==> flow/design.v <==
module instruction_decoder (
    input  logic [31:0] instr,
    output logic is_set_height,
    output logic is_set_weight,
    output logic is_calc_bmi,
    output logic is_calc_bmr,
    output logic [31:25] funct7,  
    output logic [31:20] imm,  
    output logic [24:20] rs2,    
    output logic [19:15] rs1,   
    output logic [11:7] rd  
);
    logic [6:0] opcode;
    assign opcode = instr[6:0];
    logic [14:12] w_h;
    assign w_h = instr[14:12];
    assign is_set_height = (opcode == 7'b0001011) & (w_h == 3'b000);
    assign is_set_weight = (opcode == 7'b0001011) & (w_h == 3'b001);
    assign is_calc_bmi   = (opcode == 7'b0001101);
    assign is_calc_bmr   = (opcode == 7'b0001110);
    assign imm = instr[31:20];
    assign rd = instr[11:7];
    assign rs2 = instr[24:20];
    assign rs1 = instr[19:15];
    assign funct7 = (is_calc_bmr)?instr[31:25]:7'b0;
endmodule
module memory (
    input  logic        clk,
    input  logic        reset,
    input  logic        we_height,
    input  logic        we_weight,
    input  logic [4:0]  user_index,
    input  logic [31:0] data_in,
    output logic [31:0] height_out,
    output logic [31:0] weight_out
);
    reg [31:0] mem_height [0:31];
    reg [31:0] mem_weight [0:31];
    always @(posedge clk or posedge reset) begin
         if (reset) begin
           for (int i = 0; i < 32; i++) begin
                mem_height[i] <= 32'd0;     
                mem_weight[i] <= 32'd0;      
            end
        end else begin
            if (we_height) mem_height[user_index] <= data_in;
            if (we_weight) mem_weight[user_index] <= data_in;
        end
    end
    assign height_out = mem_height[user_index];
    assign weight_out = mem_weight[user_index];
endmodule
module alu (
    input logic is_calc_bmi,
    input logic is_calc_bmr,
    input logic [31:0] height,   
    input logic [31:0] weight,   
    input logic [6:0] funct7,    
    output logic [31:0] result
);
    logic [31:0] bmi;
    logic [31:0] bmr;
    logic [31:0] height_mm;
    logic [31:0] height_m2;
    logic [31:0] weight_x10000;  
    logic [5:0] age;
    logic gender;  
    assign gender = funct7[6];
    assign age = funct7[5:0];
    always@(*)begin
        height_mm = height * 10;  
        height_m2 = (height_mm * height_mm) / 10000;  
        weight_x10000 = weight * 10000;
        bmi = 0;
        bmr = 0;
        if (is_calc_bmi) begin
            if (height_m2 != 0)
                bmi = weight_x10000 / height_m2;   
            else
                bmi = 0;
            result = bmi;
        end
        else if (is_calc_bmr) begin
            bmr = (10 * weight) + (625 * height / 100) - (5 * age);
            if (gender)
                bmr = bmr + 5;
            else
                bmr = bmr - 161;
            result = bmr;
        end
        else begin
            result = 0;   
        end
    end
endmodule
module top (
    input  logic        clk,
    input  logic        reset,
    input  logic [31:0] instr,
    output logic [31:0] result
);
    logic is_set_height;
    logic is_set_weight;
    logic is_calc_bmi;
    logic is_calc_bmr;
    logic [31:25] gender_age;
    logic [31:20] imm;  
    logic [24:20] rs2;    
    logic [19:15] rs1;   
    logic [11:7] rd;  
    logic [31:0] height_out;
    logic [31:0] weight_out;
    logic [31:0] alu_result;
    logic [4:0]  user_index;
    instruction_decoder u_decoder(.instr(instr),
        .is_set_height(is_set_height),
        .is_set_weight(is_set_weight),
        .is_calc_bmi(is_calc_bmi),
        .is_calc_bmr(is_calc_bmr),
        .funct7(gender_age),  
        .imm(imm),  
        .rs2(rs2),    
        .rs1(rs1),   
        .rd(rd)  
        );
    logic [31:0] imm_extended;
    assign imm_extended = {{20{imm[31]}}, imm};  
    assign user_index = (is_set_height | is_set_weight) ? rd : rs1;
    memory user_memory(.clk(clk),
        .reset(reset),
        .we_height(is_set_height),
        .we_weight(is_set_weight),
        .user_index(user_index),
        .data_in(imm_extended),
        .height_out(height_out),
        .weight_out(weight_out));
    alu health_alu (
        .is_calc_bmi(is_calc_bmi),
        .is_calc_bmr(is_calc_bmr),
        .height(height_out),
        .weight(weight_out),
        .funct7(gender_age),
        .result(alu_result)
    );
    always @(posedge clk or posedge reset) begin
        if (reset)
            result <= 32'd0;
        else
            result <= alu_result;
    end
endmodule
# Reports on top

What the tools print for top, step after step.
Lines are those of the file above, counted from 1.
Library cell names are shortened.
A cell with - has no value.

Top: top
Clock port: clk
Library: sky130hd
Timing corner: tt_025C_1v80

# Word level

Source: Yosys, flattened and elaborated. Widths are those after wreduce. Registers that Yosys merges into a memory's read port (data or address) are not register bits. Print and check cells do not count. Equal cells are merged and count once.

Register bits: 800
Input port bits: 34
Cells after elaboration: 191

Add/sub/neg operators: 4
Multipliers: 6
Divide/modulo/power cells: 3
Eq/ne operators: 35
Mux-type cells: 8
Bitwise gates (word level): 3
Reduce/logical cells: 67

Operators by type and width:

| kind                                                                   | count |
| 32-bit case mux with 32-bit select                                     | 2 |
| 32-bit by 32-bit divider with 32-bit output                            | 1 |
| 31-bit by 31-bit multiplier with 30-bit output                         | 1 |
| 32-bit by 14-bit divider with 32-bit output (second input constant)    | 1 |
| 10-bit by 32-bit multiplier with 32-bit output (first input constant)  | 1 |
| 32-bit by 10-bit multiplier with 28-bit output (second input constant) | 1 |
| 32-bit by 7-bit divider with 32-bit output (second input constant)     | 1 |
| 2-bit AND reduction                                                    | 64 |
| 32-bit two-way mux                                                     | 4 |
| 3-bit by 32-bit multiplier with 31-bit output (first input constant)   | 1 |
| 32-bit by 3-bit multiplier with 31-bit output (second input constant)  | 1 |
| 5-bit equality test (second input constant)                            | 16 |
| 5-bit by 4-bit equality test with 1-bit output (second input constant) | 8 |
| 32-bit by 3-bit adder with 32-bit output (second input constant)       | 1 |
| 32-bit adder                                                           | 1 |
| 32-bit subtractor                                                      | 1 |
| 32-bit by 8-bit subtractor with 32-bit output (second input constant)  | 1 |
| 32-bit nonzero test                                                    | 1 |
| 3-bit by 6-bit multiplier with 9-bit output (first input constant)     | 1 |
| 7-bit by 4-bit equality test with 1-bit output (second input constant) | 3 |
| 5-bit by 3-bit equality test with 1-bit output (second input constant) | 4 |
| 5-bit by 2-bit equality test with 1-bit output (second input constant) | 2 |
| 7-bit two-way mux                                                      | 1 |
| 5-bit by 1-bit equality test with 1-bit output (second input constant) | 1 |
| 5-bit logical NOT                                                      | 1 |
| 5-bit two-way mux                                                      | 1 |
| 3-bit by 1-bit equality test with 1-bit output (second input constant) | 1 |
| 3-bit logical NOT                                                      | 1 |

Other operator kinds: 2; their cells: 3.

# Longest topological paths

Depth = most cells in a row (Yosys ltp): at word level without a register or memory, in the mapped netlist without a sequential cell, where the memories' decode and read muxes count.

Depth in word-level cells: 14
ABC_AREA: 0
Mapped depth: 1,085
Mapped depth without buffers: 995

# Mapped cells and area

Source: synth_stat.txt of the flow (Yosys; design flattened, memories mapped). It holds for the ABC_AREA given above (unset counts as 0); a run with the other value may have another netlist.

Cell types:

| type     | count | total area (um2) |
| dfrtp_1  | 800   | 20,019.2 |
| ha_1     | 1,056 | 1.32E+04 |
| mux2_2   | 881   | 9.92E+03 |
| fa_1     | 396   | 7.93E+03 |
| xnor2_1  | 662   | 5.8E+03 |
| a21oi_1  | 1,093 | 5.47E+03 |
| nor2_1   | 1,052 | 3.95E+03 |
| inv_1    | 1,033 | 3.88E+03 |
| nand2_1  | 809   | 3.04E+03 |
| xor2_1   | 274   | 2.4E+03 |
| a21o_1   | 310   | 2.33E+03 |
| o21ai_0  | 408   | 2.04E+03 |
| o21bai_1 | 244   | 1.83E+03 |
| nand3_1  | 278   | 1.39E+03 |
| nor3_1   | 278   | 1.39E+03 |
| clkbuf_1 | 367   | 1.38E+03 |
| mux2i_1  | 121   | 1.21E+03 |
| o21a_1   | 153   | 1.15E+03 |

Other cell types: 171; their cells: 2837.

Cell count: 13,052
Chip area (Yosys): 110,885.1 um2
Area of sequential cells: 20,019.2 um2
Flip-flop cells: 800
Buffer cells: 541

By module: a second synthesis without flattening, with its own total; a netlist apart from the flattened one above.

Cells (unflattened synthesis): 16,584
Area (unflattened synthesis): 165,746.5 um2

Each row is one instance without its submodules.

Modules:

| module              | times used | cells | area (um2) |
| memory              | 1          | 6,917 | 91,591.6 |
| alu                 | 1          | 9,574 | 72,838.6 |
| top                 | 1          | 39    | 872.1 |
| instruction_decoder | 1          | 54    | 444.2 |

# Timing after synthesis

Path of least setup slack by OpenSTA after synthesis, without wires, with an ideal clock, recovery checks aside; 20% of the period is set as input and as output delay. Where synthesis merged equal registers, the netlist keeps one of their names.

Path kind: in2reg
Start: input port instr[5]
End: register result[0]
Period: 250.0 ns
Data arrival time: 233.604 ns
Path slack: 16.252 ns
Delay of the path: 183.748 ns
Driving pins on the path: 1,032
Path buffers: 103
Synthesis period reached: 233.748 ns

"delay of the path" = arrival - input delay + setup time.
"driving pins on the path" counts driving pins, that of a launching flip-flop among them; a cell with two outputs on the path counts twice.
"synthesis period reached" = period - worst setup slack (recovery checks aside). The figure is calculated, with input and output delays left at 20% of the set period.
The rows between start and end are the longest chain of elaborated cells between them; the timing report does not say that the signal goes this way. Where chains are equally long, one stands for them.
A line is the first line of the expression or statement that the cell stems from. Yosys adds cells for indexed reads and writes and turns some case tables into memories.

Cells stage by stage: or4b_1 nor3_2 clkbuf_1 buf_2 clkbuf_1 o21ai_0 nand2_1 clkbuf_1 buf_1 buf_1 buf_1 nor2_1 a21oi_1 ha_1 ha_1 a21oi_1 o21bai_1 a21oi_1 [... 996 more ...] buf_8 nor2_2 a21oi_1 ha_1 a21oi_1 nor2b_1 o21ai_0 nand2b_1 a21oi_1 nor2b_1 o21ai_0 nand2b_1 a21oi_1 o21ai_0 o2111ai_1 o21ai_0 o32ai_1 a22oi_1
Cells in the longest elaborated chain: 14
Elaborated cells between the ends (all ways): 59

Ends and longest elaborated chain, after synthesis:

| item                                           | RTL line | RTL |
| start, declared                                | 99       | `input  logic [31:0] instr,` |
| 7-bit by 4-bit equality test with 1-bit output | 17       | `assign is_set_height = (opcode == 7'b0001011) & (w_h == 3'b000);` |
| 1-bit AND                                      | 17       |  |
| 1-bit OR                                       | 128      | `assign user_index = (is_set_height \| is_set_weight) ? rd : rs1;` |
| 5-bit two-way mux                              | 128      |  |
| 5-bit equality test                            | 50       | `assign height_out = mem_height[user_index];` |
| 32-bit case mux with 32-bit select             | 50       |  |
| 10-bit by 32-bit multiplier with 32-bit output | 84       | `bmr = (10 * weight) + (625 * height / 100) - (5 * age);` |
| 32-bit by 7-bit divider with 32-bit output     | 84       |  |
| 32-bit adder                                   | 84       |  |
| 32-bit subtractor                              | 84       |  |
| 32-bit by 8-bit subtractor with 32-bit output  | 88       | `bmr = bmr - 161;` |
| 32-bit two-way mux                             | 85       | `if (gender)` |
| 32-bit two-way mux                             | 83       | `else if (is_calc_bmr) begin` |
| 32-bit two-way mux                             | 76       | `if (is_calc_bmi) begin` |
| end, assigned                                  | 147      | `result <= 32'd0;` |
| end, assigned                                  | 149      | `result <= alu_result;` |
| end, declared                                  | 100      | `output logic [31:0] result` |

# Worst path after layout

Path of least setup slack in the final report of stored run 2 (OpenROAD, finished layout, wires in). Where an end is a register, its clock arrival counts in the times.

Path kind: in2reg
Start: input port instr[2]
End: register result[0]
Period: 143.0 ns
Data arrival time: 203.51 ns
Path slack: -59.92 ns
Driving pins on the path: 1,011
Path buffers: 138

The rows between start and end are the longest chain of elaborated cells between them; the timing report does not say that the signal goes this way. Where chains are equally long, one stands for them.

Cells stage by stage: clkdlybuf4s50_1 nor4b_4 and3_1 buf_6 buf_12 buf_12 mux2_4 clkbuf_2 a22oi_1 nand4_1 nor3_4 a21oi_4 buf_12 buf_4 ha_1 ha_4 a21oi_2 o21bai_1 [... 975 more ...] buf_8 nor2_2 a21oi_2 ha_1 a21oi_1 nor2b_1 o21ai_1 nand2b_1 a21oi_2 nor2b_1 o21ai_1 nand2b_1 a21oi_4 o2111ai_4 nand3b_1 o21ai_1 o32ai_2 a22oi_2
Cells in the longest elaborated chain: 14
Elaborated cells between the ends (all ways): 59

Ends and longest elaborated chain, post-layout:

| item                                           | RTL line | RTL |
| start, declared                                | 99       | `input  logic [31:0] instr,` |
| 7-bit by 4-bit equality test with 1-bit output | 17       | `assign is_set_height = (opcode == 7'b0001011) & (w_h == 3'b000);` |
| 1-bit AND                                      | 17       |  |
| 1-bit OR                                       | 128      | `assign user_index = (is_set_height \| is_set_weight) ? rd : rs1;` |
| 5-bit two-way mux                              | 128      |  |
| 5-bit equality test                            | 50       | `assign height_out = mem_height[user_index];` |
| 32-bit case mux with 32-bit select             | 50       |  |
| 10-bit by 32-bit multiplier with 32-bit output | 84       | `bmr = (10 * weight) + (625 * height / 100) - (5 * age);` |
| 32-bit by 7-bit divider with 32-bit output     | 84       |  |
| 32-bit adder                                   | 84       |  |
| 32-bit subtractor                              | 84       |  |
| 32-bit by 8-bit subtractor with 32-bit output  | 88       | `bmr = bmr - 161;` |
| 32-bit two-way mux                             | 85       | `if (gender)` |
| 32-bit two-way mux                             | 83       | `else if (is_calc_bmr) begin` |
| 32-bit two-way mux                             | 76       | `if (is_calc_bmi) begin` |
| end, assigned                                  | 147      | `result <= 32'd0;` |
| end, assigned                                  | 149      | `result <= alu_result;` |
| end, declared                                  | 100      | `output logic [31:0] result` |

## Implementation results

Design top on sky130hd. What follows are 3 stored runs of the flow, each under its own settings; their order means nothing. The constraints put input and output delay at 20% of the set period each and load the outputs with 0.01 pF.
By "clock period reached" is meant the clock period of the run minus its worst setup slack. This is arithmetic on one report: input and output delays are still those of the set period (20% each).
"critical path time" means the part of the period allowed to the worst setup path (the constraints hold back 20% at inputs and 20% at outputs) less its slack; where the path has registers, the arrival times of their clocks count too.

## Stored run 1

==> flow/run.sh <==
#!/bin/bash
# the make line also repeats the synthesis and layout settings of config.mk as NAME=value (left out here)
make -C /OpenROAD-flow-scripts/flow DESIGN_CONFIG=/design/flow/config.mk WORK_HOME=/design/flow/orfs CLKGATE_MAP_FILE= finish
==> flow/config.mk <==
export PLATFORM = sky130hd
export DESIGN_NAME = top
export DESIGN_NICKNAME = top
export VERILOG_FILES = /design/flow/design.v
export SDC_FILE = /design/flow/constraint.sdc
export NUM_CORES = 4
export LEC_CHECK = 0
export ABC_AREA = 0
export CAP_MARGIN = 20
export CELL_PAD_IN_SITES_DETAIL_PLACEMENT = 1
export CELL_PAD_IN_SITES_GLOBAL_PLACEMENT = 1
export CORE_MARGIN = 2
export CORE_UTILIZATION = 61
export CTS_CLUSTER_DIAMETER = 397
export CTS_CLUSTER_SIZE = 17
export GPL_ROUTABILITY_DRIVEN = 0
export GPL_TIMING_DRIVEN = 0
export HOLD_SLACK_MARGIN = 0.18
export MAX_ROUTING_LAYER = met4
export MIN_ROUTING_LAYER = met1
export SETUP_SLACK_MARGIN = 5.0
export SLEW_MARGIN = 20
export TNS_END_PERCENT = 45
==> flow/constraint.sdc <==
create_clock -name core_clock -period 250.0 [get_ports {clk}]
set_input_delay 50.0000 -clock core_clock [delete_from_list [all_inputs] [get_ports {clk}]]
set_output_delay 50.0000 -clock core_clock [all_outputs]
set_load 0.01 [all_outputs]

Stored run 1: unfinished; error GRT-0116 in routing

## Stored run 2

==> flow/run.sh <==
#!/bin/bash
# the make line also repeats the synthesis and layout settings of config.mk as NAME=value (left out here)
make -C /OpenROAD-flow-scripts/flow DESIGN_CONFIG=/design/flow/config.mk WORK_HOME=/design/flow/orfs CLKGATE_MAP_FILE= finish
==> flow/config.mk <==
export PLATFORM = sky130hd
export DESIGN_NAME = top
export DESIGN_NICKNAME = top
export VERILOG_FILES = /design/flow/design.v
export SDC_FILE = /design/flow/constraint.sdc
export NUM_CORES = 4
export LEC_CHECK = 0
export CAP_MARGIN = 35
export CELL_PAD_IN_SITES_DETAIL_PLACEMENT = 1
export CELL_PAD_IN_SITES_GLOBAL_PLACEMENT = 0
export CORE_ASPECT_RATIO = 1.51
export CORE_MARGIN = 2
export CORE_UTILIZATION = 43
export CTS_CLUSTER_DIAMETER = 399
export GPL_TIMING_DRIVEN = 0
export MAX_ROUTING_LAYER = met4
export PLACE_DENSITY_LB_ADDON = 0.07
export SETUP_SLACK_MARGIN = -1.6
export SLEW_MARGIN = 20
==> flow/constraint.sdc <==
create_clock -name core_clock -period 143.0 [get_ports {clk}]
set_input_delay 28.6000 -clock core_clock [delete_from_list [all_inputs] [get_ports {clk}]]
set_output_delay 28.6000 -clock core_clock [all_outputs]
set_load 0.01 [all_outputs]

| result of stored run 2 | value |
|---|---|
| worst setup slack after layout | -59.923 ns |
| critical path time | 174.32 ns |
| class of the worst setup path | in2reg |
| standard-cell area of the final layout | 137,153.0 um2 |
| final design utilization | 0.534 |
| worst-case hold slack | 0.504 ns |
| sum of negative setup slack | -427.802 ns |
| full die area | 262,037.0 um2 |
| post-synthesis cell area | 110,885.1 um2 |
| clock period reached | 202.923 ns |

## Stored run 3

==> flow/run.sh <==
#!/bin/bash
# the make line also repeats the synthesis and layout settings of config.mk as NAME=value (left out here)
make -C /OpenROAD-flow-scripts/flow DESIGN_CONFIG=/design/flow/config.mk WORK_HOME=/design/flow/orfs CLKGATE_MAP_FILE= finish
==> flow/config.mk <==
export PLATFORM = sky130hd
export DESIGN_NAME = top
export DESIGN_NICKNAME = top
export VERILOG_FILES = /design/flow/design.v
export SDC_FILE = /design/flow/constraint.sdc
export NUM_CORES = 4
export LEC_CHECK = 0
export ABC_AREA = 0
export CAP_MARGIN = 20
export CELL_PAD_IN_SITES_DETAIL_PLACEMENT = 1
export CORE_ASPECT_RATIO = 1.97
export CORE_MARGIN = 2
export CORE_UTILIZATION = 51
export CTS_CLUSTER_SIZE = 60
export MIN_ROUTING_LAYER = met2
export SETUP_SLACK_MARGIN = -1.26
export SLEW_MARGIN = 20
==> flow/constraint.sdc <==
create_clock -name core_clock -period 282.0 [get_ports {clk}]
set_input_delay 56.4000 -clock core_clock [delete_from_list [all_inputs] [get_ports {clk}]]
set_output_delay 56.4000 -clock core_clock [all_outputs]
set_load 0.01 [all_outputs]

Stored run 3: unfinished; error GRT-0116 in routing
